==> flow/design.v <==
`timescale 1ns / 1ps
module mat_mul #
	(
        parameter integer DIM_LOG = 2,     
        parameter integer DIM = 2**DIM_LOG,
        parameter integer SIZE = DIM*DIM,
        parameter integer SIZE_LOG = 2*DIM_LOG,
        parameter integer DATA_WIDTH = 32
    )
    (
		input wire  s00_axi_aclk,
		input wire  s00_axi_aresetn,
		output wire  s00_axis_tready,
		input wire [DATA_WIDTH-1 : 0] s00_axis_tdata,
		input wire  s00_axis_tlast,
        input wire  s00_axis_tvalid,
		output wire  m00_axis_tvalid,
        output wire [DATA_WIDTH-1 : 0] m00_axis_tdata,
        output wire [(DATA_WIDTH/8)-1 : 0] m00_axis_tstrb,
        output wire  m00_axis_tlast,
        input wire  m00_axis_tready,
        input wire sel, 
        input wire start
    );
	reg busy;               
	reg item_done;          
	reg matrix_done;        
	reg start_transfer;     
	reg transfer;           
	reg last_transfer;      
	reg mac_enable;         
    reg [DATA_WIDTH-1 : 0] mem_A [0 : SIZE-1];  
    reg [DATA_WIDTH-1 : 0] mem_B [0 : SIZE-1];  
    reg [DATA_WIDTH-1 : 0] mem_R [0 : SIZE-1];  
    reg [DATA_WIDTH-1 : 0] mat_A;    
    reg [DATA_WIDTH-1 : 0] mat_B;    
    reg [DATA_WIDTH-1 : 0] mat_R;    
    reg [SIZE_LOG-1 : 0] addr_stream_in;     
    reg [SIZE_LOG-1 : 0] addr_stream_out;    
    wire [SIZE_LOG-1 : 0] addr_A;    
    wire [SIZE_LOG-1 : 0] addr_B;    
    reg [SIZE_LOG-1 : 0] addr_R;     
    reg [DIM_LOG-1 : 0] row_cnt;     
    reg [DIM_LOG-1 : 0] col_cnt;     
    reg [DIM_LOG-1 : 0] tmp_cnt;     
    wire [DATA_WIDTH-1 : 0] mad;     
    reg [DATA_WIDTH-1 : 0] mac;      
    assign s00_axis_tready = !busy  && s00_axis_tvalid ;  
    always @ (posedge s00_axi_aclk) begin
        if (!s00_axi_aresetn || s00_axis_tlast)
            addr_stream_in <= 0;
        else if (s00_axis_tready)  
            addr_stream_in <= addr_stream_in+1 ;  
    end
    always @ (posedge s00_axi_aclk) begin 
        if (s00_axis_tvalid && !sel && s00_axis_tready)  
            mem_A [addr_stream_in] <= s00_axis_tdata;
        if (busy)  
            mat_A <= mem_A [addr_A];
    end
    always @ (posedge s00_axi_aclk) begin
        if (s00_axis_tvalid && sel && s00_axis_tready)  
            mem_B [addr_stream_in] <= s00_axis_tdata;
        if (busy)  
            mat_B <= mem_B [addr_B];
    end
    assign m00_axis_tstrb = 4'hf;    
    assign m00_axis_tdata = mat_R;   
    assign m00_axis_tlast = last_transfer;   
    assign m00_axis_tvalid =  transfer; 
    always @ (posedge s00_axi_aclk) begin
        if (!s00_axi_aresetn || matrix_done)  
            addr_stream_out <= 0;
        else if ((m00_axis_tready && transfer  || start_transfer  ))  
            addr_stream_out <=   addr_stream_out + 1;  
    end
    always @ (posedge s00_axi_aclk) begin
        if (!s00_axi_aresetn)
            start_transfer <= 0;
        else
            start_transfer <= matrix_done; 
    end
    always @ (posedge s00_axi_aclk) begin
        if (!s00_axi_aresetn || (m00_axis_tlast && m00_axis_tvalid && m00_axis_tready))  
            transfer <= 0;
        else if (start_transfer)  
            transfer <= 1; 
    end
    always @ (posedge s00_axi_aclk) begin
        if (!s00_axi_aresetn)
            last_transfer <= 0;
        else if (m00_axis_tready && transfer || start_transfer)
            last_transfer <= (addr_stream_out == SIZE-1); 
    end
    always @ (posedge s00_axi_aclk) begin
        if (item_done)  
            mem_R [addr_R] <= mad ;  
        if (m00_axis_tready && transfer || start_transfer)  
            mat_R <= mem_R [addr_stream_out];
    end
    always @ (posedge s00_axi_aclk) begin
        if (!s00_axi_aresetn || matrix_done ) 
            busy <= 0;
        else if (start )  
            busy <= 1'b1;
    end
    always @ (posedge s00_axi_aclk) begin
        if (!s00_axi_aresetn)
            item_done <= 0;
        else
            item_done <= (tmp_cnt==DIM-1 && busy) ;  
    end
    always @ (posedge s00_axi_aclk) begin
        if (!s00_axi_aresetn)
            matrix_done <= 0;
        else
            matrix_done <= (row_cnt == DIM-1) && (col_cnt == DIM-1) && (tmp_cnt==DIM-1) ;  
    end
    always @ (posedge s00_axi_aclk) begin
        if (!s00_axi_aresetn || start || tmp_cnt == DIM)  
            tmp_cnt <= 0;
        else if (busy && !matrix_done)  
            tmp_cnt <= tmp_cnt + 1;
    end
    always @ (posedge s00_axi_aclk) begin
        if (!s00_axi_aresetn || start || col_cnt==DIM)  
            col_cnt <= 0;
        else if (busy && tmp_cnt==DIM-1)  
            col_cnt <= col_cnt + 1;
    end
    always @ (posedge s00_axi_aclk) begin
        if (!s00_axi_aresetn || start || row_cnt==DIM)  
            row_cnt <= 0;
        else if (busy && col_cnt == DIM-1 && tmp_cnt==DIM-1)  
            row_cnt <= row_cnt + 1;
    end
    assign addr_A = row_cnt * (DIM) + tmp_cnt;  
    assign addr_B = tmp_cnt * (DIM) + col_cnt;
    always @ (posedge s00_axi_aclk) begin
        if (!s00_axi_aresetn || start)
            addr_R <= 0;
        else if (busy && item_done)  
            addr_R <= addr_R + 1 ;  
    end
    assign mad = mat_A * mat_B + mac;
    always @ (posedge s00_axi_aclk) begin
       if (!s00_axi_aresetn || tmp_cnt==0 )  
           mac <= 0;
       else if (mac_enable)
           mac <= mad ;  
    end
    always @ (posedge s00_axi_aclk) begin
       if (!s00_axi_aresetn)
           mac_enable <= 0;
       else if (busy)
           mac_enable <= 1;  
    end
endmodule
=== Reports on mat_mul ===
Tool output for the design above, in the order of the flow.
Lines are those of the file above, counted from 1.
The mark n/a stands for no value.

* Top module: mat_mul
* Clock port: s00_axi_aclk
* Library: sky130hd
* Corner: tt_025C_1v80

=== After elaboration ===
Yosys after proc, flatten, opt, wreduce and memory -nomap, before mapping. Enables and synchronous resets that opt folds into registers are not counted as muxes. Memory bits, and registers merged into a memory's read port (data or address), are not among the register bits. Print and check cells are not counted. Equal cells are merged and count once.
Memory sizes are those after Yosys's memory passes, which may raise the word count (mostly to a power of two), join words into wider ones and drop unused or constant bits.

* Register bits: 57
* Latch bits: 0
* Memory bits (writable): 1536
* Memory bits (read-only): 0
* Word width x clocked read ports: 96
* Memories: 3
* Bits of input ports: 39
* Output and inout port bits: 39
* Cells after elaboration: 66

* Add/subtract/negate cells: 9
* Multiply operators: 1
* Div/mod/pow operators: 0
* Magnitude comparators: 0
* Equal/unequal tests: 4
* Shift operators: 0
* Mux-type cells: 9
* Bitwise operators: 0
* Reductions and logical operators: 26

{| class="wikitable"
|+ Memory list
! name !! words !! bits a word !! rd ports !! wr ports !! line !! RTL
|-
| mem_A || 16 || 32 || 1 || 1 || 32 || <nowiki>reg [DATA_WIDTH-1 : 0] mem_A [0 : SIZE-1];</nowiki>
|-
| mem_B || 16 || 32 || 1 || 1 || 33 || <nowiki>reg [DATA_WIDTH-1 : 0] mem_B [0 : SIZE-1];</nowiki>
|-
| mem_R || 16 || 32 || 1 || 1 || 34 || <nowiki>reg [DATA_WIDTH-1 : 0] mem_R [0 : SIZE-1];</nowiki>
|}

{| class="wikitable"
|+ Operator list
! operator !! count
|-
| multiplier 32 x 32 -> 32 bit || 1
|-
| 2-to-1 mux 32 bit || 3
|-
| adder 32 bit || 1
|-
| logical AND 1 bit || 15
|-
| adder 4 x 1 -> 4 bit with constant B || 3
|-
| 2-to-1 mux 4 bit || 3
|-
| adder 4 x 2 -> 4 bit || 2
|-
| logical OR 1 bit || 6
|-
| adder 2 x 1 -> 2 bit with constant B || 3
|-
| == test 2 bit with constant B || 3
|-
| zero test 1 bit || 4
|-
| == test 4 bit with constant B || 1
|-
| 2-to-1 mux 1 bit || 3
|-
| zero test 2 bit || 1
|}

=== Longest topological paths ===
Depth = most cells in a row (Yosys ltp): at word level without a register or memory, in the mapped netlist without a sequential cell, where the memories' decode and read muxes count.

* Depth after elaboration: 4
* ABC_AREA: 0
* Gate-level depth with buffers: 30
* Depth with buffers taken out: 27

=== Netlist ===
Yosys stat after the flow's synthesis: flattened, memories mapped to cells. It holds for the ABC_AREA given above (unset counts as 0); a run with the other value may have another netlist.
The area totals of this step are shown rounded.

* Cells in the netlist: 4406
* Synthesis area: 79500 µm²
* Sequential area: 50150 µm²
* Mapped flip-flops: 1689
* Buffers: 217

{| class="wikitable"
|+ Cell types
! cell type !! count !! area in all (µm²)
|-
| sky130_fd_sc_hd__edfxtp_1 || 1632 || 4.9E+04
|-
| sky130_fd_sc_hd__mux4_2 || 480 || 1.08E+04
|-
| sky130_fd_sc_hd__fa_1 || 438 || 8768.41
|-
| sky130_fd_sc_hd__inv_1 || 510 || 1.91E+03
|-
| sky130_fd_sc_hd__and2_1 || 292 || 1.83E+03
|-
| sky130_fd_sc_hd__ha_1 || 137 || 1.71E+03
|-
| sky130_fd_sc_hd__dfxtp_1 || 57 || 1.14E+03
|-
| sky130_fd_sc_hd__nand2_1 || 265 || 994.704
|-
| sky130_fd_sc_hd__xnor2_1 || 70 || 613.088
|-
| sky130_fd_sc_hd__clkbuf_1 || 162 || 608.083
|-
| sky130_fd_sc_hd__nor2_1 || 103 || 386.621
|-
| sky130_fd_sc_hd__mux2i_1 || 31 || 310.298
|-
| sky130_fd_sc_hd__xor2_1 || 26 || 227.718
|-
| sky130_fd_sc_hd__buf_1 || 49 || 183.926
|-
| sky130_fd_sc_hd__a21oi_1 || 31 || 155.149
|-
| sky130_fd_sc_hd__a21o_1 || 13 || 97.594
|-
| sky130_fd_sc_hd__o21ai_0 || 15 || 75.072
|-
| sky130_fd_sc_hd__nand3_1 || 14 || 70.067
|}

Not listed: further types 33, cells in them 81.

=== Timing after synthesis ===
Source: OpenSTA report_checks on the synthesized netlist (no wires, ideal clock, input and output delay 20% of the period each), path of least setup slack; recovery checks are left aside. Register names are those of the netlist, which keeps one name where synthesis merged equal registers.

* Path kind: flip-flop to flip-flop
* Start point: reg mat_A[13]
* End point: reg mac[29]
* Period: 10.0 ns
* Library setup time: 0.066 ns
* Time at the first pin: 0.000 ns
* Arrival: 7.391 ns
* Data required time: 9.934 ns
* Setup slack: 2.542 ns
* Path delay: 7.457 ns
* Stages: 29
* Path buffers: 3
* Period reached after synthesis: 7.458 ns

"path delay" = arrival - input delay + setup time.
"stages": output pins that drive a net of the path, with the launching flip-flop's if there is one; two outputs of one cell count as two.
"period reached after synthesis" is the clock period less the worst setup slack; recovery checks do not enter. This is arithmetic on one report: input and output delays are still those of the set period (20% each).
Between the ends stands the longest chain of elaborated cells between them, by number of cells; it is not shown to be the way that was timed. Of several equally long chains one is given.
A line is the first line of the expression or statement that the cell stems from. Yosys adds cells for indexed reads and writes and turns some case tables into memories.

* Cell sequence: sky130_fd_sc_hd__edfxtp_1 > sky130_fd_sc_hd__clkbuf_1 > sky130_fd_sc_hd__clkbuf_1 > sky130_fd_sc_hd__and2_1 > sky130_fd_sc_hd__fa_1 > sky130_fd_sc_hd__fa_1 > sky130_fd_sc_hd__fa_1 > sky130_fd_sc_hd__inv_1 > sky130_fd_sc_hd__fa_1 > sky130_fd_sc_hd__inv_1 > sky130_fd_sc_hd__fa_1 > sky130_fd_sc_hd__inv_1 > sky130_fd_sc_hd__fa_1 > sky130_fd_sc_hd__inv_1 > sky130_fd_sc_hd__fa_1 > sky130_fd_sc_hd__inv_1 > sky130_fd_sc_hd__fa_1 > sky130_fd_sc_hd__inv_1 > sky130_fd_sc_hd__ha_1 > sky130_fd_sc_hd__clkbuf_1 > sky130_fd_sc_hd__a21oi_1 > sky130_fd_sc_hd__o21ai_0 > sky130_fd_sc_hd__a22oi_1 > sky130_fd_sc_hd__o211ai_1 > sky130_fd_sc_hd__a2111oi_0 > sky130_fd_sc_hd__o21bai_1 > sky130_fd_sc_hd__xor2_1 > sky130_fd_sc_hd__mux2i_1 > sky130_fd_sc_hd__nor2_1
* Cells in the longest elaborated chain: 2
* Elaborated cells between the ends (all ways): 2
* Source lines of those cells: 1

{| class="wikitable"
|+ Ends and longest elaborated chain, after synthesis
! item !! line !! RTL
|-
| start, declared || 35 || <nowiki>reg [DATA_WIDTH-1 : 0] mat_A;</nowiki>
|-
| multiplier 32 x 32 -> 32 bit || 145 || <nowiki>assign mad = mat_A * mat_B + mac;</nowiki>
|-
| adder 32 bit || 145 ||
|-
| end, assigned || 148 || <nowiki>mac <= 0;</nowiki>
|-
| end, assigned || 150 || <nowiki>mac <= mad ;</nowiki>
|-
| end, declared || 47 || <nowiki>reg [DATA_WIDTH-1 : 0] mac;</nowiki>
|}

Some nets on the timed path still bear RTL names; the line given drives or declares the net.

{| class="wikitable"
|+ Named nets, after synthesis
! net !! line
|-
| mad[29] || 145
|}

=== Path in the finished layout ===
Path of least setup slack in the final report of flow run A (OpenROAD, finished layout, wires in). Where an end is a register, its clock arrival counts in the times.

* Path kind: flip-flop to flip-flop
* Start point: reg mat_B[2]
* End point: mem mem_R[0][31]
* Period: 10.0 ns
* Library setup time: 0.30 ns
* Time at the first pin: 0.84 ns
* Arrival: 10.63 ns
* Data required time: 10.46 ns
* Setup slack: -0.17 ns
* Stages: 26
* Path buffers: 2

Between the ends stands the longest chain of elaborated cells between them, by number of cells; it is not shown to be the way that was timed. Of several equally long chains one is given.

* Cell sequence: sky130_fd_sc_hd__edfxtp_1 > sky130_fd_sc_hd__clkbuf_1 > sky130_fd_sc_hd__clkbuf_1 > sky130_fd_sc_hd__nand2_1 > sky130_fd_sc_hd__fa_1 > sky130_fd_sc_hd__fa_1 > sky130_fd_sc_hd__inv_1 > sky130_fd_sc_hd__fa_1 > sky130_fd_sc_hd__inv_1 > sky130_fd_sc_hd__fa_1 > sky130_fd_sc_hd__inv_1 > sky130_fd_sc_hd__fa_1 > sky130_fd_sc_hd__inv_1 > sky130_fd_sc_hd__fa_1 > sky130_fd_sc_hd__fa_1 > sky130_fd_sc_hd__fa_1 > sky130_fd_sc_hd__inv_1 > sky130_fd_sc_hd__ha_1 > sky130_fd_sc_hd__a21oi_1 > sky130_fd_sc_hd__o21ai_0 > sky130_fd_sc_hd__a22oi_1 > sky130_fd_sc_hd__o211ai_1 > sky130_fd_sc_hd__a2111oi_1 > sky130_fd_sc_hd__o21ai_0 > sky130_fd_sc_hd__nand3_1 > sky130_fd_sc_hd__and2_1
* Cells in the longest elaborated chain: 3
* Elaborated cells between the ends (all ways): 3
* Source lines of those cells: 2

{| class="wikitable"
|+ Ends and longest elaborated chain, after layout
! item !! line !! RTL
|-
| start, declared || 36 || <nowiki>reg [DATA_WIDTH-1 : 0] mat_B;</nowiki>
|-
| multiplier 32 x 32 -> 32 bit || 145 || <nowiki>assign mad = mat_A * mat_B + mac;</nowiki>
|-
| adder 32 bit || 145 ||
|-
| 2-to-1 mux 32 bit || 96 || <nowiki>if (item_done)</nowiki>
|-
| end, declared || 34 || <nowiki>reg [DATA_WIDTH-1 : 0] mem_R [0 : SIZE-1];</nowiki>
|}

Ticket comment

mat_mul through Yosys and OpenROAD on sky130hd: 3 stored runs, unordered, with their settings and measured results. The constraints put input and output delay at 20% of the set period each and load the outputs with 0.01 pF.
"period achieved": clock period set for the run, less the worst setup slack. It is reckoned from that one timing run; input and output delays stay at 20% of the period that was set.
Values from the reports are rounded here.

=== Flow run A ===
{| class="wikitable"
! Setting !! Value
|-
| CAP_MARGIN || 15
|-
| CORE_ASPECT_RATIO || 0.92
|-
| CORE_UTILIZATION || 34
|-
| CTS_CLUSTER_SIZE || 65
|-
| GPL_TIMING_DRIVEN || 0
|-
| HOLD_SLACK_MARGIN || 0.19
|-
| PLACE_DENSITY_LB_ADDON || 0.08
|-
| SETUP_SLACK_MARGIN || -0.6
|-
| SLEW_MARGIN || 15
|-
| period_ns || 10.0
|-
| CORE_MARGIN || 2
|-
! Result !! Value
|-
| Utilization of the finished layout || 0.399
|-
| Area of the synthesized netlist || 79500 µm²
|-
| Period achieved || 10.172 ns
|-
| Worst-case hold slack || 0.492 ns
|-
| Standard-cell area of the final layout || 92920 µm²
|-
| Die area || 237700 µm²
|-
| Final setup TNS || -2.717 ns
|-
| Worst setup slack after layout || -0.172 ns
|}

=== Flow run B ===
{| class="wikitable"
! Setting !! Value
|-
| CELL_PAD_IN_SITES_DETAIL_PLACEMENT || 0
|-
| CELL_PAD_IN_SITES_GLOBAL_PLACEMENT || 3
|-
| CORE_ASPECT_RATIO || 1.02
|-
| CORE_UTILIZATION || 25
|-
| CTS_CLUSTER_SIZE || 31
|-
| GPL_ROUTABILITY_DRIVEN || 1
|-
| MAX_ROUTING_LAYER || met5
|-
| MIN_ROUTING_LAYER || met1
|-
| SETUP_SLACK_MARGIN || 0.54
|-
| TNS_END_PERCENT || 95
|-
| period_ns || 5.31
|-
| CAP_MARGIN || 20
|-
| CORE_MARGIN || 2
|-
| SLEW_MARGIN || 20
|-
! Result !! Value
|-
| Area of the synthesized netlist || 79500 µm²
|-
| Standard-cell area of the final layout || 96310 µm²
|-
| Worst-case hold slack || 0.445 ns
|-
| Worst setup slack after layout || -2.001 ns
|-
| Die area || 322500 µm²
|-
| Utilization of the finished layout || 0.304
|-
| Period achieved || 7.311 ns
|-
| Final setup TNS || -574.4 ns
|}

=== Flow run C ===
{| class="wikitable"
! Setting !! Value
|-
| CAP_MARGIN || 15
|-
| CORE_ASPECT_RATIO || 0.92
|-
| CTS_CLUSTER_SIZE || 65
|-
| GPL_TIMING_DRIVEN || 0
|-
| SETUP_SLACK_MARGIN || -0.6
|-
| SLEW_MARGIN || 15
|-
| period_ns || 10.0
|-
| CORE_MARGIN || 2
|-
| CORE_UTILIZATION || 40
|-
! Result !! Value
|-
| Period achieved || 10.161 ns
|-
| Die area || 202300 µm²
|-
| Final setup TNS || -2.654 ns
|-
| Worst-case hold slack || 0.494 ns
|-
| Utilization of the finished layout || 0.463
|-
| Worst setup slack after layout || -0.161 ns
|-
| Standard-cell area of the final layout || 91160 µm²
|-
| Area of the synthesized netlist || 79500 µm²
|}
